==> flow/design.v <==
`timescale 1ns / 1ps
module fir_filter
#(
    parameter NUM_ELEMENTS = 7
)
(
    input clk,
    input rst,
    input [ 7 : 0 ] weight_data,
    input [ 2 : 0 ] weight_idx,
    input weight_valid,
    output weight_ready,
    input [ 7 : 0 ] input_data,
    input input_valid,
    output input_ready,
    output [ 15 : 0 ] output_data,
    input output_ready,
    output output_valid
);
    assign weight_ready = 1;
    assign input_ready = 1;
    assign output_valid = 1;
    reg [7:0] weights [NUM_ELEMENTS-1:0];
    reg [7:0] values [NUM_ELEMENTS-1:0];
    integer i;
    always@(posedge clk)begin
        if (rst)begin
            for (i = 0; i< NUM_ELEMENTS; i = i+1)
                weights[i] = 0;
        end else if (weight_valid)
            weights[weight_idx] = weight_data;
        for (i = NUM_ELEMENTS-1; i> 0; i=i-1)begin
            values[i] <= rst?0:values[i-1];
        end
        values[0] <= rst?0:input_data;
    end
    wire [15:0] intermediate_sums [NUM_ELEMENTS-1:0];
    assign output_data = intermediate_sums[NUM_ELEMENTS-1];  
    generate
        genvar j;
        for (j = 0; j<NUM_ELEMENTS; j=j+1)begin:summation
            assign intermediate_sums[j] = (j?intermediate_sums[j-1]:0) + values[j]*weights[j];
        end
    endgenerate
endmodule
Reports on fir_filter
Each step is given for the RTL above and for the edited RTL.
"original" refers to lines of the RTL above, "edited" to lines of the edited file.
"change": "edited" minus "original" as printed here. "relative change": 100 x difference / "original".
Not given: --
- top: fir_filter
- clock: clk
- library: sky130hd
- timing corner: tt_025C_1v80

Edit of the RTL
Unified diff, file above to edited file.
The edit is scripted: it alters the design's behaviour and was not made to optimise anything.
begin of diff
@@ -28,5 +28,5 @@
             for (i = 0; i< NUM_ELEMENTS; i = i+1)
                 weights[i] = 0;
-        end else if (weight_valid)
+        end else 
             weights[weight_idx] = weight_data;
         for (i = NUM_ELEMENTS-1; i> 0; i=i-1)begin
end of diff

After elaboration
Counts by Yosys on the flattened word-level netlist (proc, flatten, opt, wreduce). Print and check cells are left out. Cells with the same type and inputs are merged into one.
Yosys's memory passes give these memory sizes; they may raise the number of words (mostly to a power of two), join words into wider ones and drop unused or constant bits.
- storage and ports (what ; original ; edited ; change ; relative change (%)):
    word-level cells ; 32 ; 29 ; -3 ; -9.38
    input bits ; 24 ; 24 ; 0 ; 0.00
    bits in writable memories ; 64 ; 64 ; 0 ; 0.00
    output and inout bits ; 19 ; 19 ; 0 ; 0.00
    register bits ; 56 ; 56 ; 0 ; 0.00
    memories kept ; 1 ; 1 ; 0 ; 0.00
- operators by class (what ; original ; edited ; change ; relative change (%)):
    multipliers ; 7 ; 7 ; 0 ; 0.00
    reduce/logical cells ; 1 ; 1 ; 0 ; 0.00
    mux-type cells ; 10 ; 7 ; -3 ; -30.00
    add/sub/neg operators ; 6 ; 6 ; 0 ; 0.00
- operators with widths (kind ; original ; edited ; change ; relative change (%)):
    1-bit 2-to-1 mux ; 4 ; 3 ; -1 ; -25.00
    3-bit 2-to-1 mux ; 3 ; 2 ; -1 ; -33.33
    8-bit 2-to-1 mux ; 3 ; 2 ; -1 ; -33.33
Operator kinds equal on both sides are left out: 3.

Longest topological paths
Yosys ltp: most cells in a row. Word level: on the elaborated netlist, between registers, memories and ports. Mapped: between sequential cells and ports; inverters and the memories' decode and read muxes count.
- depth (what ; original ; edited ; change ; relative change (%)):
    depth after elaboration ; 7 ; 7 ; 0 ; 0.00
    ABC_AREA ; 0 ; 0 ; -- ; --
    depth in mapped cells ; 26 ; 26 ; 0 ; 0.00
    depth with buffers taken out ; 26 ; 26 ; 0 ; 0.00

Synthesis result
The flow's flattened synthesis, as Yosys stat reports it; memories are mapped. The netlist is that of the ABC_AREA named above (0 if unset); the other value can give another one.
- synthesis totals (what ; original ; edited ; change ; relative change (%)):
    buffers ; 24 ; 21 ; -3 ; -12.50
    standard cells after synthesis ; 1875 ; 1872 ; -3 ; -0.16
    flip-flop cells ; 112 ; 112 ; 0 ; 0.00
    cell area after synthesis (µm²) ; 18706.7 ; 18686.7 ; -20.0 ; -0.11
- cells by type (cell ; original ; edited ; change ; relative change (%)):
    sky130_fd_sc_hd__nor2_1 ; 42 ; 51 ; +9 ; +21.43
    sky130_fd_sc_hd__nand2b_1 ; 6 ; 15 ; +9 ; +150.00
    sky130_fd_sc_hd__and2_1 ; 302 ; 294 ; -8 ; -2.65
    sky130_fd_sc_hd__nand2_1 ; 168 ; 162 ; -6 ; -3.57
    sky130_fd_sc_hd__clkbuf_1 ; 19 ; 17 ; -2 ; -10.53
    sky130_fd_sc_hd__nor2b_1 ; 61 ; 60 ; -1 ; -1.64
    sky130_fd_sc_hd__a21o_1 ; 6 ; 7 ; +1 ; +16.67
    sky130_fd_sc_hd__and3_1 ; 2 ; 1 ; -1 ; -50.00
    sky130_fd_sc_hd__buf_2 ; 2 ; 1 ; -1 ; -50.00
    sky130_fd_sc_hd__a31o_2 ; 1 ; 0 ; -1 ; -100.00
    sky130_fd_sc_hd__nand3_1 ; 1 ; 0 ; -1 ; -100.00
    sky130_fd_sc_hd__or2_2 ; 1 ; 0 ; -1 ; -100.00
Cell types equal on both sides are left out: 20.

Path before layout
OpenSTA on the mapped netlist: ideal clock, no wires. The path of least setup slack (recovery checks aside). Input and output delay are each 20% of the period. Register names are those of the netlist, which keeps one name where synthesis merged equal registers.
- path post-synthesis (what ; original ; edited ; change ; relative change (%)):
    path kind ; reg2out ; reg2out ; -- ; --
    start ; register values[0][4] ; register values[0][4] ; -- ; --
    end ; output port output_data[15] ; output port output_data[15] ; -- ; --
    driving pins on the path ; 26 ; 26 ; 0 ; 0.00
    delay of the path (ns) ; 6.659 ; 6.659 ; 0.000 ; 0.00
    clock period (ns) ; 13.0 ; 13.0 ; 0.0 ; 0.00
    path slack (ns) ; 3.741 ; 3.741 ; 0.000 ; --
    launch time at the first pin (ns) ; 0.000 ; 0.000 ; 0.000 ; --
    data arrival time (ns) ; 6.659 ; 6.659 ; 0.000 ; 0.00
    synthesis period reached (ns) ; 9.259 ; 9.259 ; 0.000 ; 0.00
"delay of the path" is the arrival time less input delay plus setup time.
At an output port there is no setup time.
"driving pins on the path": output pins that drive a net of the path, with the launching flip-flop's if there is one; two outputs of one cell count as two.
"synthesis period reached" = period - worst setup slack (recovery checks aside). The figure is calculated, with input and output delays left at 20% of the set period.
Between the ends stands the longest chain of elaborated cells between them, by number of cells; it is not shown to be the way that was timed. Of several equally long chains one is given.
Each line given opens the expression or statement behind the cell; cells for indexed reads and writes are added by Yosys, which also makes memories of some case tables.
Between the ends, post-synthesis, original:
- path through: sky130_fd_sc_hd__dfxtp_1 > sky130_fd_sc_hd__clkbuf_1 > sky130_fd_sc_hd__and2_1 > sky130_fd_sc_hd__fa_1 > sky130_fd_sc_hd__inv_1 > sky130_fd_sc_hd__fa_1 > sky130_fd_sc_hd__inv_1 > sky130_fd_sc_hd__fa_1 > sky130_fd_sc_hd__fa_1 > sky130_fd_sc_hd__inv_1 > sky130_fd_sc_hd__fa_1 > sky130_fd_sc_hd__fa_1 > sky130_fd_sc_hd__inv_1 > sky130_fd_sc_hd__fa_1 > sky130_fd_sc_hd__fa_1 > sky130_fd_sc_hd__inv_1 > sky130_fd_sc_hd__fa_1 > sky130_fd_sc_hd__inv_1 > sky130_fd_sc_hd__ha_1 > sky130_fd_sc_hd__a21o_1 > sky130_fd_sc_hd__a21o_1 > sky130_fd_sc_hd__a21oi_1 > sky130_fd_sc_hd__o21ai_0 > sky130_fd_sc_hd__o41ai_2 > sky130_fd_sc_hd__o21ai_1 > sky130_fd_sc_hd__xnor2_1
- length of the longest elaborated chain: 7
- noted elaborated cells between the ends (all ways): 7
- noted RTL lines with such cells: 1
- classes of those cells: add/sub (6); mul (1)
- RTL lines, path post-synthesis, original (what ; line ; text):
    start: declaration ; 24 ; reg [7:0] values [NUM_ELEMENTS-1:0];
    start: assignment ; 35 ; values[0] <= rst?0:input_data;
    8-bit by 8-bit multiplier with 16-bit output ; 42 ; assign intermediate_sums[j] = (j?intermediate_sums[j-1]:0) + values[j]*weights[j];
    16-bit adder x6 ; 42 ;
    end: declaration ; 16 ; output [ 15 : 0 ] output_data,
Between the ends, post-synthesis, edited:
- path through: sky130_fd_sc_hd__dfxtp_1 > sky130_fd_sc_hd__clkbuf_1 > sky130_fd_sc_hd__and2_1 > sky130_fd_sc_hd__fa_1 > sky130_fd_sc_hd__inv_1 > sky130_fd_sc_hd__fa_1 > sky130_fd_sc_hd__inv_1 > sky130_fd_sc_hd__fa_1 > sky130_fd_sc_hd__fa_1 > sky130_fd_sc_hd__inv_1 > sky130_fd_sc_hd__fa_1 > sky130_fd_sc_hd__fa_1 > sky130_fd_sc_hd__inv_1 > sky130_fd_sc_hd__fa_1 > sky130_fd_sc_hd__fa_1 > sky130_fd_sc_hd__inv_1 > sky130_fd_sc_hd__fa_1 > sky130_fd_sc_hd__inv_1 > sky130_fd_sc_hd__ha_1 > sky130_fd_sc_hd__a21o_1 > sky130_fd_sc_hd__a21o_1 > sky130_fd_sc_hd__a21oi_1 > sky130_fd_sc_hd__o21ai_0 > sky130_fd_sc_hd__o41ai_2 > sky130_fd_sc_hd__o21ai_1 > sky130_fd_sc_hd__xnor2_1
- length of the longest elaborated chain: 7
- noted elaborated cells between the ends (all ways): 7
- noted RTL lines with such cells: 1
- classes of those cells: add/sub (6); mul (1)
- RTL lines, path post-synthesis, edited (what ; line ; text):
    start: declaration ; 24 ; reg [7:0] values [NUM_ELEMENTS-1:0];
    start: assignment ; 35 ; values[0] <= rst?0:input_data;
    8-bit by 8-bit multiplier with 16-bit output ; 42 ; assign intermediate_sums[j] = (j?intermediate_sums[j-1]:0) + values[j]*weights[j];
    16-bit adder x6 ; 42 ;
    end: declaration ; 16 ; output [ 15 : 0 ] output_data,

Timing after layout
From the final timing report of the runs of pair A: the path of least setup slack in the routed layout; clock arrival at registers is part of the times.
- path post-layout (what ; original ; edited ; change ; relative change (%)):
    path kind ; reg2out ; reg2out ; -- ; --
    start ; register values[0][5] ; register values[0][7] ; -- ; --
    end ; output port output_data[15] ; output port output_data[15] ; -- ; --
    path slack (ns) ; 1.75 ; 1.81 ; +0.06 ; --
    driving pins on the path ; 27 ; 27 ; 0 ; 0.00
    clock period (ns) ; 13.0 ; 13.0 ; 0.0 ; 0.00
    launch time at the first pin (ns) ; 0.37 ; 0.39 ; +0.02 ; +5.41
    data arrival time (ns) ; 8.65 ; 8.59 ; -0.06 ; -0.69
Between the ends stands the longest chain of elaborated cells between them, by number of cells; it is not shown to be the way that was timed. Of several equally long chains one is given.
Between the ends, post-layout, original:
- path through: sky130_fd_sc_hd__dfxtp_1 > sky130_fd_sc_hd__nand2_1 > sky130_fd_sc_hd__fa_1 > sky130_fd_sc_hd__inv_1 > sky130_fd_sc_hd__fa_1 > sky130_fd_sc_hd__inv_1 > sky130_fd_sc_hd__fa_1 > sky130_fd_sc_hd__inv_1 > sky130_fd_sc_hd__fa_1 > sky130_fd_sc_hd__inv_1 > sky130_fd_sc_hd__fa_1 > sky130_fd_sc_hd__fa_1 > sky130_fd_sc_hd__inv_1 > sky130_fd_sc_hd__fa_1 > sky130_fd_sc_hd__fa_1 > sky130_fd_sc_hd__inv_1 > sky130_fd_sc_hd__fa_1 > sky130_fd_sc_hd__inv_1 > sky130_fd_sc_hd__ha_1 > sky130_fd_sc_hd__a21o_1 > sky130_fd_sc_hd__a21o_1 > sky130_fd_sc_hd__a21oi_1 > sky130_fd_sc_hd__o21ai_0 > sky130_fd_sc_hd__o41ai_2 > sky130_fd_sc_hd__o21ai_1 > sky130_fd_sc_hd__xnor2_1 > sky130_fd_sc_hd__clkdlybuf4s50_1
- length of the longest elaborated chain: 7
- noted elaborated cells between the ends (all ways): 7
- noted RTL lines with such cells: 1
- classes of those cells: add/sub (6); mul (1)
- RTL lines, path post-layout, original (what ; line ; text):
    start: declaration ; 24 ; reg [7:0] values [NUM_ELEMENTS-1:0];
    start: assignment ; 35 ; values[0] <= rst?0:input_data;
    8-bit by 8-bit multiplier with 16-bit output ; 42 ; assign intermediate_sums[j] = (j?intermediate_sums[j-1]:0) + values[j]*weights[j];
    16-bit adder x6 ; 42 ;
    end: declaration ; 16 ; output [ 15 : 0 ] output_data,
Between the ends, post-layout, edited:
- path through: sky130_fd_sc_hd__dfxtp_1 > sky130_fd_sc_hd__nand2_1 > sky130_fd_sc_hd__fa_1 > sky130_fd_sc_hd__inv_1 > sky130_fd_sc_hd__fa_1 > sky130_fd_sc_hd__inv_1 > sky130_fd_sc_hd__fa_1 > sky130_fd_sc_hd__inv_1 > sky130_fd_sc_hd__fa_1 > sky130_fd_sc_hd__inv_1 > sky130_fd_sc_hd__fa_1 > sky130_fd_sc_hd__fa_1 > sky130_fd_sc_hd__inv_1 > sky130_fd_sc_hd__fa_1 > sky130_fd_sc_hd__fa_1 > sky130_fd_sc_hd__inv_1 > sky130_fd_sc_hd__fa_1 > sky130_fd_sc_hd__inv_1 > sky130_fd_sc_hd__ha_1 > sky130_fd_sc_hd__a21o_1 > sky130_fd_sc_hd__a21o_1 > sky130_fd_sc_hd__a21oi_1 > sky130_fd_sc_hd__o21ai_0 > sky130_fd_sc_hd__o41ai_2 > sky130_fd_sc_hd__o21ai_1 > sky130_fd_sc_hd__xnor2_1 > sky130_fd_sc_hd__clkdlybuf4s50_1
- length of the longest elaborated chain: 7
- noted elaborated cells between the ends (all ways): 7
- noted RTL lines with such cells: 1
- classes of those cells: add/sub (6); mul (1)
- RTL lines, path post-layout, edited (what ; line ; text):
    start: declaration ; 24 ; reg [7:0] values [NUM_ELEMENTS-1:0];
    start: assignment ; 35 ; values[0] <= rst?0:input_data;
    8-bit by 8-bit multiplier with 16-bit output ; 42 ; assign intermediate_sums[j] = (j?intermediate_sums[j-1]:0) + values[j]*weights[j];
    16-bit adder x6 ; 42 ;
    end: declaration ; 16 ; output [ 15 : 0 ] output_data,

Measured runs
Runs of the flow (Yosys, OpenROAD) on both versions; the two runs of a pair have the same settings. The constraints put input and output delay at 20% of the set period each and load the outputs with 0.01 pF.
Flow settings, pair A:
- CORE_UTILIZATION at 40
- period_ns at 13.0
- CAP_MARGIN at 20
- CORE_MARGIN at 2
- noted SLEW_MARGIN: 20
- final reports, pair A (what ; original ; edited ; change ; relative change (%)):
    final utilization (%) ; 43.2 ; 43.2 ; 0.0 ; --
    setup slack of the worst path (ns) ; 1.753 ; 1.808 ; +0.055 ; --
    lowest hold slack (ns) ; 0.624 ; 0.621 ; -0.003 ; --
    die footprint (µm²) ; 48512.3 ; 48461.6 ; -50.7 ; -0.10
    summed negative setup slack (ns) ; 0.000 ; 0.000 ; 0.000 ; --
    overall power (mW) ; 1.759 ; 1.756 ; -0.003 ; -0.17
    post-synthesis cell area (µm²) ; 18706.7 ; 18686.7 ; -20.0 ; -0.11
Flow settings, pair B:
- CAP_MARGIN at 20
- CELL_PAD_IN_SITES_DETAIL_PLACEMENT at 2
- CORE_UTILIZATION at 23
- GPL_TIMING_DRIVEN: 1
- MIN_ROUTING_LAYER: met1
- PLACE_DENSITY_LB_ADDON at 0.28
- noted SETUP_SLACK_MARGIN: -1.19
- period_ns at 13.9
- CORE_MARGIN at 2
- noted SLEW_MARGIN: 20
- final reports, pair B (what ; original ; edited ; change ; relative change (%)):
    final utilization (%) ; 25.6 ; 25.6 ; 0.0 ; --
    setup slack of the worst path (ns) ; 2.648 ; 2.290 ; -0.358 ; --
    lowest hold slack (ns) ; 0.640 ; 0.651 ; +0.011 ; --
    die footprint (µm²) ; 83630.9 ; 83541.2 ; -89.7 ; -0.11
    summed negative setup slack (ns) ; 0.000 ; 0.000 ; 0.000 ; --
    overall power (mW) ; 1.712 ; 1.711 ; -0.001 ; -0.06
    post-synthesis cell area (µm²) ; 18706.7 ; 18686.7 ; -20.0 ; -0.11
"overall power": no workload was simulated; the value follows from the tool's default switching activity.
